==> flow/design.v <==
module alu16_top(clk, valA, valB, aluop, sub, lr, cc, result);
	input clk;
	input [15:0] valA, valB;
	input [3:0] aluop;
	input sub, lr;
	output reg [3:0] cc;
	output reg [15:0] result;
	reg [15:0] a_q, b_q;
	reg [3:0] op_q;
	reg sub_q, lr_q;
	wire [3:0] cc_w;
	wire [15:0] result_w;
	ALU alu(.valA(a_q), .valB(b_q), .aluop(op_q), .sub(sub_q), .lr(lr_q), .cc(cc_w), .result(result_w));
	always @(posedge clk) begin
		a_q <= valA;
		b_q <= valB;
		op_q <= aluop;
		sub_q <= sub;
		lr_q <= lr;
		cc <= cc_w;
		result <= result_w;
	end
endmodule

module PG_Gen(A, B, P, G);
	input A, B;
	output P, G;
	assign P = A ^ B;  
	assign G = A & B;  
endmodule
module black_cell(Pin1, Pin2, Gin1, Gin2, P, G);
	input Pin1, Pin2, Gin1, Gin2;
	output P, G;
	assign P = Pin1 & Pin2;
	assign G = Gin2 | (Pin2 & Gin1);
endmodule
module Carry_Gen(P, G, Cin, Cout);
	input P, G, Cin;
	output Cout;
	assign Cout = G | (P & Cin);
endmodule
module KSA(A, B, Cin, Sum, Cout);
	input [15:0] A, B;
	input Cin;
	output [15:0] Sum;
	output Cout;
	wire [15:0] P_st_1, G_st_1, P_A, G_A, P_B, G_B, P_C, G_C, P_D, G_D, P_E, G_E;
	wire [16:1] Carry;
	PG_Gen PG_Gen0(.A(A[0]), .B(B[0]), .P(P_st_1[0]), .G(G_st_1[0]));
	PG_Gen PG_Gen1(.A(A[1]), .B(B[1]), .P(P_st_1[1]), .G(G_st_1[1]));
	PG_Gen PG_Gen2(.A(A[2]), .B(B[2]), .P(P_st_1[2]), .G(G_st_1[2]));
	PG_Gen PG_Gen3(.A(A[3]), .B(B[3]), .P(P_st_1[3]), .G(G_st_1[3]));
	PG_Gen PG_Gen4(.A(A[4]), .B(B[4]), .P(P_st_1[4]), .G(G_st_1[4]));
	PG_Gen PG_Gen5(.A(A[5]), .B(B[5]), .P(P_st_1[5]), .G(G_st_1[5]));
	PG_Gen PG_Gen6(.A(A[6]), .B(B[6]), .P(P_st_1[6]), .G(G_st_1[6]));
	PG_Gen PG_Gen7(.A(A[7]), .B(B[7]), .P(P_st_1[7]), .G(G_st_1[7]));
	PG_Gen PG_Gen8(.A(A[8]), .B(B[8]), .P(P_st_1[8]), .G(G_st_1[8]));
	PG_Gen PG_Gen9(.A(A[9]), .B(B[9]), .P(P_st_1[9]), .G(G_st_1[9]));
	PG_Gen PG_Gen10(.A(A[10]), .B(B[10]), .P(P_st_1[10]), .G(G_st_1[10]));
	PG_Gen PG_Gen11(.A(A[11]), .B(B[11]), .P(P_st_1[11]), .G(G_st_1[11]));
	PG_Gen PG_Gen12(.A(A[12]), .B(B[12]), .P(P_st_1[12]), .G(G_st_1[12]));
	PG_Gen PG_Gen13(.A(A[13]), .B(B[13]), .P(P_st_1[13]), .G(G_st_1[13]));
	PG_Gen PG_Gen14(.A(A[14]), .B(B[14]), .P(P_st_1[14]), .G(G_st_1[14]));
	PG_Gen PG_Gen15(.A(A[15]), .B(B[15]), .P(P_st_1[15]), .G(G_st_1[15]));
	black_cell BC_A0(.Pin2(P_st_1[0]), .Gin2(G_st_1[0]), .Pin1(1'b0), .Gin1(Cin), .P(P_A[0]), .G(G_A[0]));
	black_cell BC_A1(.Pin2(P_st_1[1]), .Gin2(G_st_1[1]), .Pin1(P_st_1[0]), .Gin1(G_st_1[0]), .P(P_A[1]), .G(G_A[1]));
	black_cell BC_A2(.Pin2(P_st_1[2]), .Gin2(G_st_1[2]), .Pin1(P_st_1[1]), .Gin1(G_st_1[1]), .P(P_A[2]), .G(G_A[2]));
	black_cell BC_A3(.Pin2(P_st_1[3]), .Gin2(G_st_1[3]), .Pin1(P_st_1[2]), .Gin1(G_st_1[2]), .P(P_A[3]), .G(G_A[3]));
	black_cell BC_A4(.Pin2(P_st_1[4]), .Gin2(G_st_1[4]), .Pin1(P_st_1[3]), .Gin1(G_st_1[3]), .P(P_A[4]), .G(G_A[4]));
	black_cell BC_A5(.Pin2(P_st_1[5]), .Gin2(G_st_1[5]), .Pin1(P_st_1[4]), .Gin1(G_st_1[4]), .P(P_A[5]), .G(G_A[5]));
	black_cell BC_A6(.Pin2(P_st_1[6]), .Gin2(G_st_1[6]), .Pin1(P_st_1[5]), .Gin1(G_st_1[5]), .P(P_A[6]), .G(G_A[6]));
	black_cell BC_A7(.Pin2(P_st_1[7]), .Gin2(G_st_1[7]), .Pin1(P_st_1[6]), .Gin1(G_st_1[6]), .P(P_A[7]), .G(G_A[7]));
	black_cell BC_A8(.Pin2(P_st_1[8]), .Gin2(G_st_1[8]), .Pin1(P_st_1[7]), .Gin1(G_st_1[7]), .P(P_A[8]), .G(G_A[8]));
	black_cell BC_A9(.Pin2(P_st_1[9]), .Gin2(G_st_1[9]), .Pin1(P_st_1[8]), .Gin1(G_st_1[8]), .P(P_A[9]), .G(G_A[9]));
	black_cell BC_A10(.Pin2(P_st_1[10]), .Gin2(G_st_1[10]), .Pin1(P_st_1[9]), .Gin1(G_st_1[9]), .P(P_A[10]), .G(G_A[10]));
	black_cell BC_A11(.Pin2(P_st_1[11]), .Gin2(G_st_1[11]), .Pin1(P_st_1[10]), .Gin1(G_st_1[10]), .P(P_A[11]), .G(G_A[11]));
	black_cell BC_A12(.Pin2(P_st_1[12]), .Gin2(G_st_1[12]), .Pin1(P_st_1[11]), .Gin1(G_st_1[11]), .P(P_A[12]), .G(G_A[12]));
	black_cell BC_A13(.Pin2(P_st_1[13]), .Gin2(G_st_1[13]), .Pin1(P_st_1[12]), .Gin1(G_st_1[12]), .P(P_A[13]), .G(G_A[13]));
	black_cell BC_A14(.Pin2(P_st_1[14]), .Gin2(G_st_1[14]), .Pin1(P_st_1[13]), .Gin1(G_st_1[13]), .P(P_A[14]), .G(G_A[14]));
	black_cell BC_A15(.Pin2(P_st_1[15]), .Gin2(G_st_1[15]), .Pin1(P_st_1[14]), .Gin1(G_st_1[14]), .P(P_A[15]), .G(G_A[15]));
	black_cell BC_B1(.Pin2(P_A[1]), .Gin2(G_A[1]), .Pin1(1'b0), .Gin1(Cin), .P(P_B[1]), .G(G_B[1]));
	black_cell BC_B2(.Pin2(P_A[2]), .Gin2(G_A[2]), .Pin1(P_A[0]), .Gin1(G_A[0]), .P(P_B[2]), .G(G_B[2]));
	black_cell BC_B3(.Pin2(P_A[3]), .Gin2(G_A[3]), .Pin1(P_A[1]), .Gin1(G_A[1]), .P(P_B[3]), .G(G_B[3]));
	black_cell BC_B4(.Pin2(P_A[4]), .Gin2(G_A[4]), .Pin1(P_A[2]), .Gin1(G_A[2]), .P(P_B[4]), .G(G_B[4]));
	black_cell BC_B5(.Pin2(P_A[5]), .Gin2(G_A[5]), .Pin1(P_A[3]), .Gin1(G_A[3]), .P(P_B[5]), .G(G_B[5]));
	black_cell BC_B6(.Pin2(P_A[6]), .Gin2(G_A[6]), .Pin1(P_A[4]), .Gin1(G_A[4]), .P(P_B[6]), .G(G_B[6]));
	black_cell BC_B7(.Pin2(P_A[7]), .Gin2(G_A[7]), .Pin1(P_A[5]), .Gin1(G_A[5]), .P(P_B[7]), .G(G_B[7]));
	black_cell BC_B8(.Pin2(P_A[8]), .Gin2(G_A[8]), .Pin1(P_A[6]), .Gin1(G_A[6]), .P(P_B[8]), .G(G_B[8]));
	black_cell BC_B9(.Pin2(P_A[9]), .Gin2(G_A[9]), .Pin1(P_A[7]), .Gin1(G_A[7]), .P(P_B[9]), .G(G_B[9]));
	black_cell BC_B10(.Pin2(P_A[10]), .Gin2(G_A[10]), .Pin1(P_A[8]), .Gin1(G_A[8]), .P(P_B[10]), .G(G_B[10]));
	black_cell BC_B11(.Pin2(P_A[11]), .Gin2(G_A[11]), .Pin1(P_A[9]), .Gin1(G_A[9]), .P(P_B[11]), .G(G_B[11]));
	black_cell BC_B12(.Pin2(P_A[12]), .Gin2(G_A[12]), .Pin1(P_A[10]), .Gin1(G_A[10]), .P(P_B[12]), .G(G_B[12]));
	black_cell BC_B13(.Pin2(P_A[13]), .Gin2(G_A[13]), .Pin1(P_A[11]), .Gin1(G_A[11]), .P(P_B[13]), .G(G_B[13]));
	black_cell BC_B14(.Pin2(P_A[14]), .Gin2(G_A[14]), .Pin1(P_A[12]), .Gin1(G_A[12]), .P(P_B[14]), .G(G_B[14]));
	black_cell BC_B15(.Pin2(P_A[15]), .Gin2(G_A[15]), .Pin1(P_A[13]), .Gin1(G_A[13]), .P(P_B[15]), .G(G_B[15]));
	black_cell BC_C3(.Pin2(P_B[3]), .Gin2(G_B[3]), .Pin1(1'b0), .Gin1(Cin), .P(P_C[3]), .G(G_C[3]));
	black_cell BC_C4(.Pin2(P_B[4]), .Gin2(G_B[4]), .Pin1(P_A[0]), .Gin1(G_A[0]), .P(P_C[4]), .G(G_C[4]));
	black_cell BC_C5(.Pin2(P_B[5]), .Gin2(G_B[5]), .Pin1(P_B[1]), .Gin1(G_B[1]), .P(P_C[5]), .G(G_C[5]));
	black_cell BC_C6(.Pin2(P_B[6]), .Gin2(G_B[6]), .Pin1(P_B[2]), .Gin1(G_B[2]), .P(P_C[6]), .G(G_C[6]));
	black_cell BC_C7(.Pin2(P_B[7]), .Gin2(G_B[7]), .Pin1(P_B[3]), .Gin1(G_B[3]), .P(P_C[7]), .G(G_C[7]));
	black_cell BC_C8(.Pin2(P_B[8]), .Gin2(G_B[8]), .Pin1(P_B[4]), .Gin1(G_B[4]), .P(P_C[8]), .G(G_C[8]));
	black_cell BC_C9(.Pin2(P_B[9]), .Gin2(G_B[9]), .Pin1(P_B[5]), .Gin1(G_B[5]), .P(P_C[9]), .G(G_C[9]));
	black_cell BC_C10(.Pin2(P_B[10]), .Gin2(G_B[10]), .Pin1(P_B[6]), .Gin1(G_B[6]), .P(P_C[10]), .G(G_C[10]));
	black_cell BC_C11(.Pin2(P_B[11]), .Gin2(G_B[11]), .Pin1(P_B[7]), .Gin1(G_B[7]), .P(P_C[11]), .G(G_C[11]));
	black_cell BC_C12(.Pin2(P_B[12]), .Gin2(G_B[12]), .Pin1(P_B[8]), .Gin1(G_B[8]), .P(P_C[12]), .G(G_C[12]));
	black_cell BC_C13(.Pin2(P_B[13]), .Gin2(G_B[13]), .Pin1(P_B[9]), .Gin1(G_B[9]), .P(P_C[13]), .G(G_C[13]));
	black_cell BC_C14(.Pin2(P_B[14]), .Gin2(G_B[14]), .Pin1(P_B[10]), .Gin1(G_B[10]), .P(P_C[14]), .G(G_C[14]));
	black_cell BC_C15(.Pin2(P_B[15]), .Gin2(G_B[15]), .Pin1(P_B[11]), .Gin1(G_B[11]), .P(P_C[15]), .G(G_C[15]));
	black_cell BC_D7(.Pin2(P_C[7]), .Gin2(G_C[7]), .Pin1(1'b0), .Gin1(Cin), .P(P_D[7]), .G(G_D[7]));
	black_cell BC_D8(.Pin2(P_C[8]), .Gin2(G_C[8]), .Pin1(P_A[0]), .Gin1(G_A[0]), .P(P_D[8]), .G(G_D[8]));
	black_cell BC_D9(.Pin2(P_C[9]), .Gin2(G_C[9]), .Pin1(P_B[1]), .Gin1(G_B[1]), .P(P_D[9]), .G(G_D[9]));
	black_cell BC_D10(.Pin2(P_C[10]), .Gin2(G_C[10]), .Pin1(P_B[2]), .Gin1(G_B[2]), .P(P_D[10]), .G(G_D[10]));
	black_cell BC_D11(.Pin2(P_C[11]), .Gin2(G_C[11]), .Pin1(P_C[3]), .Gin1(G_C[3]), .P(P_D[11]), .G(G_D[11]));
	black_cell BC_D12(.Pin2(P_C[12]), .Gin2(G_C[12]), .Pin1(P_C[4]), .Gin1(G_C[4]), .P(P_D[12]), .G(G_D[12]));
	black_cell BC_D13(.Pin2(P_C[13]), .Gin2(G_C[13]), .Pin1(P_C[5]), .Gin1(G_C[5]), .P(P_D[13]), .G(G_D[13]));
	black_cell BC_D14(.Pin2(P_C[14]), .Gin2(G_C[14]), .Pin1(P_C[6]), .Gin1(G_C[6]), .P(P_D[14]), .G(G_D[14]));
	black_cell BC_D15(.Pin2(P_C[15]), .Gin2(G_C[15]), .Pin1(P_C[7]), .Gin1(G_C[7]), .P(P_D[15]), .G(G_D[15]));
	black_cell BC_E15(.Pin2(P_D[15]), .Gin2(G_D[15]), .Pin1(1'b0), .Gin1(Cin), .P(P_E[15]), .G(G_E[15]));
	Carry_Gen carry_1(.P(P_A[0]), .G(G_A[0]), .Cin(Cin), .Cout(Carry[1]));
	Carry_Gen carry_2(.P(P_B[1]), .G(G_B[1]), .Cin(Cin), .Cout(Carry[2]));
	Carry_Gen carry_3(.P(P_B[2]), .G(G_B[2]), .Cin(Cin), .Cout(Carry[3]));
	Carry_Gen carry_4(.P(P_C[3]), .G(G_C[3]), .Cin(Cin), .Cout(Carry[4]));
	Carry_Gen carry_5(.P(P_C[4]), .G(G_C[4]), .Cin(Cin), .Cout(Carry[5]));
	Carry_Gen carry_6(.P(P_C[5]), .G(G_C[5]), .Cin(Cin), .Cout(Carry[6]));
	Carry_Gen carry_7(.P(P_C[6]), .G(G_C[6]), .Cin(Cin), .Cout(Carry[7]));
	Carry_Gen carry_8(.P(P_D[7]), .G(G_D[7]), .Cin(Cin), .Cout(Carry[8]));
	Carry_Gen carry_9(.P(P_D[8]), .G(G_D[8]), .Cin(Cin), .Cout(Carry[9]));
	Carry_Gen carry_10(.P(P_D[9]), .G(G_D[9]), .Cin(Cin), .Cout(Carry[10]));
	Carry_Gen carry_11(.P(P_D[10]), .G(G_D[10]), .Cin(Cin), .Cout(Carry[11]));
	Carry_Gen carry_12(.P(P_D[11]), .G(G_D[11]), .Cin(Cin), .Cout(Carry[12]));
	Carry_Gen carry_13(.P(P_D[12]), .G(G_D[12]), .Cin(Cin), .Cout(Carry[13]));
	Carry_Gen carry_14(.P(P_D[13]), .G(G_D[13]), .Cin(Cin), .Cout(Carry[14]));
	Carry_Gen carry_15(.P(P_D[14]), .G(G_D[14]), .Cin(Cin), .Cout(Carry[15]));
	Carry_Gen carry_16(.P(P_D[15]), .G(G_D[15]), .Cin(Cin), .Cout(Carry[16]));
	assign Sum[0] = Cin ^ P_st_1[0];
	assign Sum[1] = Carry[1] ^ P_st_1[1];
	assign Sum[2] = Carry[2] ^ P_st_1[2];
	assign Sum[3] = Carry[3] ^ P_st_1[3];
	assign Sum[4] = Carry[4] ^ P_st_1[4];
	assign Sum[5] = Carry[5] ^ P_st_1[5];
	assign Sum[6] = Carry[6] ^ P_st_1[6];
	assign Sum[7] = Carry[7] ^ P_st_1[7];
	assign Sum[8] = Carry[8] ^ P_st_1[8];
	assign Sum[9] = Carry[9] ^ P_st_1[9];
	assign Sum[10] = Carry[10] ^ P_st_1[10];
	assign Sum[11] = Carry[11] ^ P_st_1[11];
	assign Sum[12] = Carry[12] ^ P_st_1[12];
	assign Sum[13] = Carry[13] ^ P_st_1[13];
	assign Sum[14] = Carry[14] ^ P_st_1[14];
	assign Sum[15] = Carry[15] ^ P_st_1[15];
	assign Cout = Carry[16];
endmodule
module Shifter(shift, lr, in, out);
	input [3:0] shift;
	input lr;
	input [15:0] in;
	output [15:0] out;
	wire [15:0] st1, st2, st3;
	assign st1 = shift[0]? (lr? {in[14:0], 1'b0}:{in[15], in[15:1]}) : in[15:0];
	assign st2 = shift[1]? (lr? {st1[13:0], 2'b00}:{st1[15], st1[15], st1[15:2]}) : st1[15:0];
	assign st3 = shift[2]? (lr? {st2[11:0], 4'b0000}:{st2[15], st2[15], st2[15], st2[15], st2[15:4]}) : st2[15:0];
	assign out = shift[3]? 
	(lr? {st3[7:0], 8'b00000000}:{st3[15], st3[15], st3[15], st3[15], st3[15], st3[15], st3[15], st3[15], st3[15:8]}) : st3[15:0];
endmodule
module LShifter(shift, lr, in, out);
	input [3:0] shift;
	input lr;
	input [15:0] in;
	output [15:0] out;
	wire [15:0] st1, st2, st3;
	assign st1 = shift[0]? (lr? {in[14:0], 1'b0}:{1'b0, in[15:1]}) : in[15:0];
	assign st2 = shift[1]? (lr? {st1[13:0], 2'b00}:{2'b00, st1[15:2]}) : st1[15:0];
	assign st3 = shift[2]? (lr? {st2[11:0], 4'b0000}:{4'b0000, st2[15:4]}) : st2[15:0];
	assign out = shift[3]? 
	(lr? {st3[7:0], 8'b00000000}:{8'b00000000, st3[15:8]}) : st3[15:0];
endmodule
module Rotator(shift, lr, in, out);
	input [3:0] shift;
	input lr;
	input [15:0] in;
	output [15:0] out;
	wire [15:0] st1, st2, st3;
	assign st1 = shift[0]? (lr? {in[14:0], in[15]}:{in[0], in[15:1]}) : in[15:0];
	assign st2 = shift[1]? (lr? {st1[13:0], st1[15:14]}:{st1[1:0], st1[15:2]}) : st1[15:0];
	assign st3 = shift[2]? (lr? {st2[11:0], st2[15:12]}:{st2[3:0], st2[15:4]}) : st2[15:0];
	assign out = shift[3]? (lr? {st3[7:0], st3[15:8]}:{st3[7:0], st3[15:8]}) : st3[15:0];
endmodule
module ALU(valA, valB, aluop, sub, lr, cc, result);
	input [15:0] valA;
	input [15:0] valB;
	input [3:0] aluop;  
	input sub;  
	input lr;  
	output [3:0] cc;  
	output [15:0] result;
	wire [15:0] and16b, or16b, not16b, xor16b, ashift_out, lshift_out, rotate_out, add_out, svalB, result;  
	wire shift_co, add_co;
	wire [3:0] cc;
	wire N, Z, C, V;  
	assign and16b = valA & valB;
	assign or16b = valA | valB;
	assign not16b = ~valA;
	assign xor16b = valA ^ valB;
	Shifter arith_shifter(.shift(valB[3:0]), .lr(lr), .in(valA), .out(ashift_out));  
	LShifter logic_shifter(.shift(valB[3:0]), .lr(lr), .in(valA), .out(lshift_out));  
	Rotator rotator(.shift(valB[3:0]), .lr(lr), .in(valA), .out(rotate_out));
	assign svalB = sub ? ~valB : valB;
	KSA ksadder(.A(valA), .B(svalB), .Cin(sub), .Sum(add_out), .Cout(add_co));
	assign result = 
		(aluop == 4'b0000) ? add_out :  
		(aluop == 4'b0001) ? ashift_out :  
		(aluop == 4'b0010) ? lshift_out :  
		(aluop == 4'b0011) ? rotate_out :  
		(aluop == 4'b0100) ? and16b :  
		(aluop == 4'b0101) ? or16b :  
		(aluop == 4'b0110) ? not16b :  
		(aluop == 4'b0111) ? xor16b :  
		16'b0;  
	assign N = result[15];  
	assign Z = ~|result;  
	assign C = (aluop == 4'b0000) & add_co;  
	assign V = ((aluop == 4'b0001) | (aluop == 4'b0010) | (aluop == 4'b0011)) ? 
					lr & (valA > result) : 1'b0;
	assign cc = {N, Z, C, V};
endmodule
--- tool output ---
* From RTL to reports: alu16_top
Module alu16_top before and after one edit of its RTL, step after step. "unedited" refers to lines of the RTL above, "edited" to lines of the edited file. "difference" is "edited" less "unedited", of the values as shown; "relative change" is that difference over "unedited", in percent. Operators: Yosys type, input widths -> output width; for muxes data width and select width s. Library cell names are shortened. A cell with - has no value.
Design: top alu16_top, clock input clk, standard-cell library sky130hd, library corner tt_025C_1v80

* The edit
The edit as a unified diff against the file above. This change comes from a script, not from a designer. The edited design behaves differently; no optimisation was intended.
begin of diff
@@ -14,5 +14,4 @@
 	always @(posedge clk) begin
 		a_q <= valA;
-		b_q <= valB;
 		op_q <= aluop;
 		sub_q <= sub;
@@ -21,6 +20,6 @@
 		result <= result_w;
 	end
-endmodule
-
+	always @(*) b_q = valB;
+endmodule
 module PG_Gen(A, B, P, G);
 	input A, B;
end of diff

* Elaborated design
Source: Yosys, flattened and elaborated, memories not mapped. Widths are those after wreduce; folded enables and synchronous resets count as part of the registers. Registers that Yosys merges into a memory's read port (data or address) are not register bits. Print and check cells do not count. Equal cells are merged and count once.
Cells by class:
- magnitude comparators | unedited 1, edited 1, difference 0, relative change 0.00%
- equality and inequality tests | unedited 7, edited 7, difference 0, relative change 0.00%
- multiplexer cells | unedited 32, edited 32, difference 0, relative change 0.00%
- bitwise gates (word level) | unedited 203, edited 203, difference 0, relative change 0.00%
- reduce/logical cells | unedited 3, edited 3, difference 0, relative change 0.00%
Operators by type and width:
- $and 1x1->1 | unedited 110, edited 110, difference 0, relative change 0.00%
- $or 1x1->1 | unedited 56, edited 56, difference 0, relative change 0.00%
- $mux 16 | unedited 32, edited 32, difference 0, relative change 0.00%
- $xor 1x1->1 | unedited 32, edited 32, difference 0, relative change 0.00%
- $eq 4x3->1 const B | unedited 4, edited 4, difference 0, relative change 0.00%
- $eq 4x2->1 const B | unedited 2, edited 2, difference 0, relative change 0.00%
- $not 16->16 | unedited 2, edited 2, difference 0, relative change 0.00%
- $and 16x16->16 | unedited 1, edited 1, difference 0, relative change 0.00%
- $eq 4x1->1 const B | unedited 1, edited 1, difference 0, relative change 0.00%
- $gt 16x16->1 | unedited 1, edited 1, difference 0, relative change 0.00%
- $logic_not 1->1 | unedited 1, edited 1, difference 0, relative change 0.00%
- $logic_not 4->1 | unedited 1, edited 1, difference 0, relative change 0.00%
- $or 16x16->16 | unedited 1, edited 1, difference 0, relative change 0.00%
- $reduce_or 16->1 | unedited 1, edited 1, difference 0, relative change 0.00%
- $xor 16x16->16 | unedited 1, edited 1, difference 0, relative change 0.00%
Bit counts:
- bits in registers | unedited 58, edited 42, difference -16, relative change -27.59%
- input port bits | unedited 39, edited 39, difference 0, relative change 0.00%
- output and inout bits | unedited 20, edited 20, difference 0, relative change 0.00%

* Longest topological paths
Depth = most cells in a row (Yosys ltp): at word level without a register or memory, in the mapped netlist without a sequential cell, where the memories' decode and read muxes count.
Logic depth:
- depth in word-level cells | unedited 15, edited 15, difference 0, relative change 0.00%
- ABC_AREA | unedited 0, edited 0
- mapped depth | unedited 23, edited 22, difference -1, relative change -4.35%

* Synthesis result
Yosys stat after the flow's synthesis: flattened, memories mapped to cells. It holds for the ABC_AREA given above (unset counts as 0); a run with the other value may have another netlist.
Synthesis totals:
- mapped cells | unedited 854, edited 855, difference +1, relative change +0.12%
- cell area after synthesis (µm²) | unedited 6720.2, edited 6332.3, difference -387.9, relative change -5.77%
- sequential area (µm²) | unedited 1141.1, edited 820.8, difference -320.3, relative change -28.07%
- flip-flops | unedited 57, edited 41, difference -16, relative change -28.07%
- buffer cells | unedited 73, edited 77, difference +4, relative change +5.48%
Cell types:
- clkbuf_1 | unedited 30, edited 48, difference +18, relative change +60.00%
- dfxtp_1 | unedited 57, edited 41, difference -16, relative change -28.07%
- inv_1 | unedited 63, edited 49, difference -14, relative change -22.22%
- buf_2 | unedited 25, edited 13, difference -12, relative change -48.00%
- a21oi_1 | unedited 67, edited 77, difference +10, relative change +14.93%
- o21ai_0 | unedited 41, edited 51, difference +10, relative change +24.39%
- mux2i_1 | unedited 42, edited 33, difference -9, relative change -21.43%
- a21o_1 | unedited 14, edited 21, difference +7, relative change +50.00%
- buf_6 | unedited 9, edited 2, difference -7, relative change -77.78%
- o31ai_1 | unedited 5, edited 12, difference +7, relative change +140.00%
- mux2_2 | unedited 3, edited 9, difference +6, relative change +200.00%
- a31oi_1 | unedited 15, edited 20, difference +5, relative change +33.33%
- mux4_2 | unedited 13, edited 8, difference -5, relative change -38.46%
- nor2b_1 | unedited 8, edited 13, difference +5, relative change +62.50%
- nor3_1 | unedited 25, edited 21, difference -4, relative change -16.00%
- nand2b_1 | unedited 11, edited 15, difference +4, relative change +36.36%
- nor4_1 | unedited 9, edited 5, difference -4, relative change -44.44%
- xnor2_1 | unedited 9, edited 13, difference +4, relative change +44.44%
Not every row of either side is listed. By module: a second synthesis without flattening, with its own total; a netlist apart from the flattened one above.
Second synthesis, totals:
- cell total of the unflattened synthesis | unedited 1210, edited 1194, difference -16, relative change -1.32%
- area total of the unflattened synthesis (µm²) | unedited 9484.1, edited 9163.8, difference -320.3, relative change -3.38%
Each row is one instance without its submodules.
Modules, unedited:
- ALU | times used 1, cells 352, area 2548.7 µm²
- Shifter | times used 1, cells 244, area 1715.4 µm²
- LShifter | times used 1, cells 222, area 1612.8 µm²
- Rotator | times used 1, cells 179, area 1252.5 µm²
- alu16_top | times used 1, cells 58, area 1161.1 µm²
- black_cell | times used 53, cells 2, area 13.8 µm²
- PG_Gen | times used 16, cells 1, area 12.5 µm²
- KSA | times used 1, cells 17, area 143.9 µm²
- Carry_Gen | times used 16, cells 1, area 7.5 µm²
Modules, edited:
- ALU | times used 1, cells 352, area 2548.7 µm²
- Shifter | times used 1, cells 244, area 1715.4 µm²
- LShifter | times used 1, cells 222, area 1612.8 µm²
- Rotator | times used 1, cells 179, area 1252.5 µm²
- alu16_top | times used 1, cells 42, area 840.8 µm²
- black_cell | times used 53, cells 2, area 13.8 µm²
- PG_Gen | times used 16, cells 1, area 12.5 µm²
- KSA | times used 1, cells 17, area 143.9 µm²
- Carry_Gen | times used 16, cells 1, area 7.5 µm²

* Timing after synthesis
OpenSTA on the mapped netlist: ideal clock, no wires. The path of least setup slack (recovery checks aside). Input and output delay are each 20% of the period. Register names are those of the netlist, which keeps one name where synthesis merged equal registers.
Timing after synthesis:
- path type | unedited flip-flop to flip-flop, edited input port to flip-flop
- start | unedited register b_q[2], edited input valB[2]
- end | unedited register cc[0], edited register cc[0]
- clock period (ns) | unedited 4.7, edited 4.7, difference 0.0, relative change 0.00%
- external input delay (ns) | edited 0.940
- launch time at the first pin (ns) | unedited 0.000, edited 0.940, difference +0.940
- arrival (ns) | unedited 4.067, edited 5.060, difference +0.993, relative change +24.42%
- required time (ns) | unedited 4.581, edited 4.581, difference 0.000, relative change 0.00%
- slack (ns) | unedited 0.514, edited -0.479, difference -0.993
- delay of the path (ns) | unedited 4.186, edited 4.239, difference +0.053, relative change +1.27%
- stages on the path | unedited 23, edited 20, difference -3, relative change -13.04%
- path buffers | unedited 3, edited 3, difference 0, relative change 0.00%
- synthesis period reached (ns) | unedited 4.186, edited 5.179, difference +0.993, relative change +23.72%
"delay of the path" is the arrival time less input delay plus setup time. "stages on the path" counts driving pins, that of a launching flip-flop among them; a cell with two outputs on the path counts twice. "synthesis period reached" = period - worst setup slack (recovery checks aside). The figure is calculated, with input and output delays left at 20% of the set period. Between the ends stands the longest chain of elaborated cells between them, by number of cells; it is not shown to be the way that was timed. Of several equally long chains one is given. A line is the first line of the expression or statement that the cell stems from. Yosys adds cells for indexed reads and writes and turns some case tables into memories.
Between the ends, after synthesis, unedited: cell sequence dfxtp_1 buf_2 buf_2 buf_1 xor2_1 ha_1 nand3_1 o221ai_1 xnor2_1 o211ai_1 a21oi_1 o22ai_1 inv_1 ha_1 nand4_1 nor2_1 a211o_1 a21o_1 a21o_1 a21oi_1 o21ai_0 a211oi_1 nor2_1, elaborated cells between the ends (all ways) 89, source lines of those cells 39
Ends and longest elaborated chain, after synthesis, unedited:
- start: declaration | line 8 | reg [15:0] a_q, b_q;
- start: assignment | line 16 | b_q <= valB;
- end: assignment | line 20 | cc <= cc_w;
- end: declaration | line 6 | output reg [3:0] cc;
unedited: No chain of elaborated cells between the ends is given.
Between the ends, after synthesis, edited: cell sequence clkbuf_1 clkbuf_1 clkbuf_1 xor2_1 ha_1 a21o_1 a221oi_1 xnor2_1 a211o_1 o41ai_1 ha_1 nand4_1 nor2_1 a211o_1 a21o_1 a21o_1 a21oi_1 o21ai_0 a211oi_1 nor2_1, cells in the longest elaborated chain 14, elaborated cells between the ends (all ways) 89, source lines of those cells 39
Ends and longest elaborated chain, after synthesis, edited:
- start: declaration | line 3 | input [15:0] valA, valB;
- $not 16->16 | line 206 | assign svalB = sub ? ~valB : valB;
- $mux 16 | line 206
- $xor 1x1->1 | line 27 | assign P = A ^ B;
- $and 1x1->1 | line 34 | assign G = Gin2 | (Pin2 & Gin1);
- $or 1x1->1 | line 34
- $and 1x1->1 | line 34
- $or 1x1->1 | line 34
- $and 1x1->1 | line 34
- $or 1x1->1 x2 | line 34
- $xor 1x1->1 | line 143 | assign Sum[9] = Carry[9] ^ P_st_1[9];
- $mux 16 | line 209 | (aluop == 4'b0000) ? add_out :
- $gt 16x16->1 | line 222 | lr & (valA > result) : 1'b0;
- $and 1x1->1 | line 222
- end: assignment | line 19 | cc <= cc_w;
- end: declaration | line 6 | output reg [3:0] cc;

* Timing after layout
From the final timing report of each run of pair A: the path of least setup slack in the routed layout; clock arrival at registers is part of the times.
Timing post-layout:
- path type | unedited flip-flop to flip-flop, edited input port to flip-flop
- start | unedited register b_q[0], edited input valB[2]
- end | unedited register cc[0], edited register cc[0]
- clock period (ns) | unedited 4.7, edited 4.7, difference 0.0, relative change 0.00%
- external input delay (ns) | edited 0.94
- launch time at the first pin (ns) | unedited 0.35, edited 0.94, difference +0.59, relative change +168.57%
- arrival (ns) | unedited 4.69, edited 4.77, difference +0.08, relative change +1.71%
- required time (ns) | unedited 4.98, edited 4.88, difference -0.10, relative change -2.01%
- slack (ns) | unedited 0.29, edited 0.11, difference -0.18
- stages on the path | unedited 18, edited 20, difference +2, relative change +11.11%
- path buffers | unedited 2, edited 2, difference 0, relative change 0.00%
Between the ends stands the longest chain of elaborated cells between them, by number of cells; it is not shown to be the way that was timed. Of several equally long chains one is given.
Between the ends, post-layout, unedited: cell sequence dfxtp_4 buf_4 buf_4 mux2i_1 nor2_1 nor2_1 o21ai_0 a21boi_0 nor3_1 o32ai_1 o21ai_0 inv_1 ha_1 and4_1 nand3_1 nor4_1 or3_1 nor2_1, elaborated cells between the ends (all ways) 92, source lines of those cells 47
Ends and longest elaborated chain, post-layout, unedited:
- start: declaration | line 8 | reg [15:0] a_q, b_q;
- start: assignment | line 16 | b_q <= valB;
- end: assignment | line 20 | cc <= cc_w;
- end: declaration | line 6 | output reg [3:0] cc;
unedited: No chain of elaborated cells between the ends is given.
Between the ends, post-layout, edited: cell sequence dlygate4sd2_1 xor2_1 ha_1 a21o_1 a221o_1 a221oi_2 buf_4 xnor2_1 o22ai_1 a31o_2 ha_1 a21o_1 a21oi_1 nor2b_1 o21ai_1 nand2b_1 a21oi_1 o21ai_0 a211oi_1 nor2_1, cells in the longest elaborated chain 14, elaborated cells between the ends (all ways) 89, source lines of those cells 39
Ends and longest elaborated chain, post-layout, edited:
- start: declaration | line 3 | input [15:0] valA, valB;
- $not 16->16 | line 206 | assign svalB = sub ? ~valB : valB;
- $mux 16 | line 206
- $xor 1x1->1 | line 27 | assign P = A ^ B;
- $and 1x1->1 | line 34 | assign G = Gin2 | (Pin2 & Gin1);
- $or 1x1->1 | line 34
- $and 1x1->1 | line 34
- $or 1x1->1 | line 34
- $and 1x1->1 | line 34
- $or 1x1->1 x2 | line 34
- $xor 1x1->1 | line 143 | assign Sum[9] = Carry[9] ^ P_st_1[9];
- $mux 16 | line 209 | (aluop == 4'b0000) ? add_out :
- $gt 16x16->1 | line 222 | lr & (valA > result) : 1'b0;
- $and 1x1->1 | line 222
- end: assignment | line 19 | cc <= cc_w;
- end: declaration | line 6 | output reg [3:0] cc;

* Flow runs
Both versions went through the flow (Yosys, OpenROAD) with the same settings in each pair. Constraints: input delay and output delay 20% of the set period each, output load 0.01 pF.
Flow settings, pair A: period_ns 4.7, CAP_MARGIN 20, CORE_MARGIN 2, CORE_UTILIZATION 40, SLEW_MARGIN 20
Final reports, pair A:
- synthesis area (µm²) | unedited 6720.2, edited 6332.3, difference -387.9, relative change -5.77%
- total die area (µm²) | unedited 17853.0, edited 16853.2, difference -999.8, relative change -5.60%
- standard-cell area after routing (µm²) | unedited 8056.5, edited 8295.5, difference +239.0, relative change +2.97%
- utilization | unedited 0.488, edited 0.542, difference +0.054
- worst setup slack after layout (ns) | unedited 0.292, edited 0.109, difference -0.183
- total negative setup slack (ns) | unedited 0.000, edited 0.000, difference 0.000
- smallest hold slack (ns) | unedited 0.801, edited 0.936, difference +0.135
- total power after layout (W) | unedited 0.002038, edited 0.001756, difference -0.000282, relative change -13.84%
- clock period reached (ns) | unedited 4.408, edited 4.591, difference +0.183, relative change +4.15%
Flow settings, pair B: ABC_AREA 1, CORE_ASPECT_RATIO 1.17, CORE_UTILIZATION 15, GPL_ROUTABILITY_DRIVEN 1, MIN_ROUTING_LAYER met1, PLACE_DENSITY_LB_ADDON 0.14, SETUP_SLACK_MARGIN 1.23, period_ns 6.38, CAP_MARGIN 20, CORE_MARGIN 2, SLEW_MARGIN 20
Final reports, pair B:
- synthesis area (µm²) | unedited 6010.8, edited 5734.2, difference -276.6, relative change -4.60%
- total die area (µm²) | unedited 41693.6, edited 39813.0, difference -1880.6, relative change -4.51%
- standard-cell area after routing (µm²) | unedited 7423.4, edited 7045.5, difference -377.9, relative change -5.09%
- utilization | unedited 0.187, edited 0.187, difference 0.000
- worst setup slack after layout (ns) | unedited 2.328, edited 1.609, difference -0.719
- total negative setup slack (ns) | unedited 0.000, edited 0.000, difference 0.000
- smallest hold slack (ns) | unedited 0.782, edited 0.683, difference -0.099
- total power after layout (W) | unedited 0.001469, edited 0.001125, difference -0.000344, relative change -23.42%
- clock period reached (ns) | unedited 4.052, edited 4.771, difference +0.719, relative change +17.74%
"clock period reached" = clock period - worst setup slack. The figure is calculated, with input and output delays left at 20% of the set period. "total power after layout" is the tool's figure for a default switching activity; nothing was simulated.
--- end ---
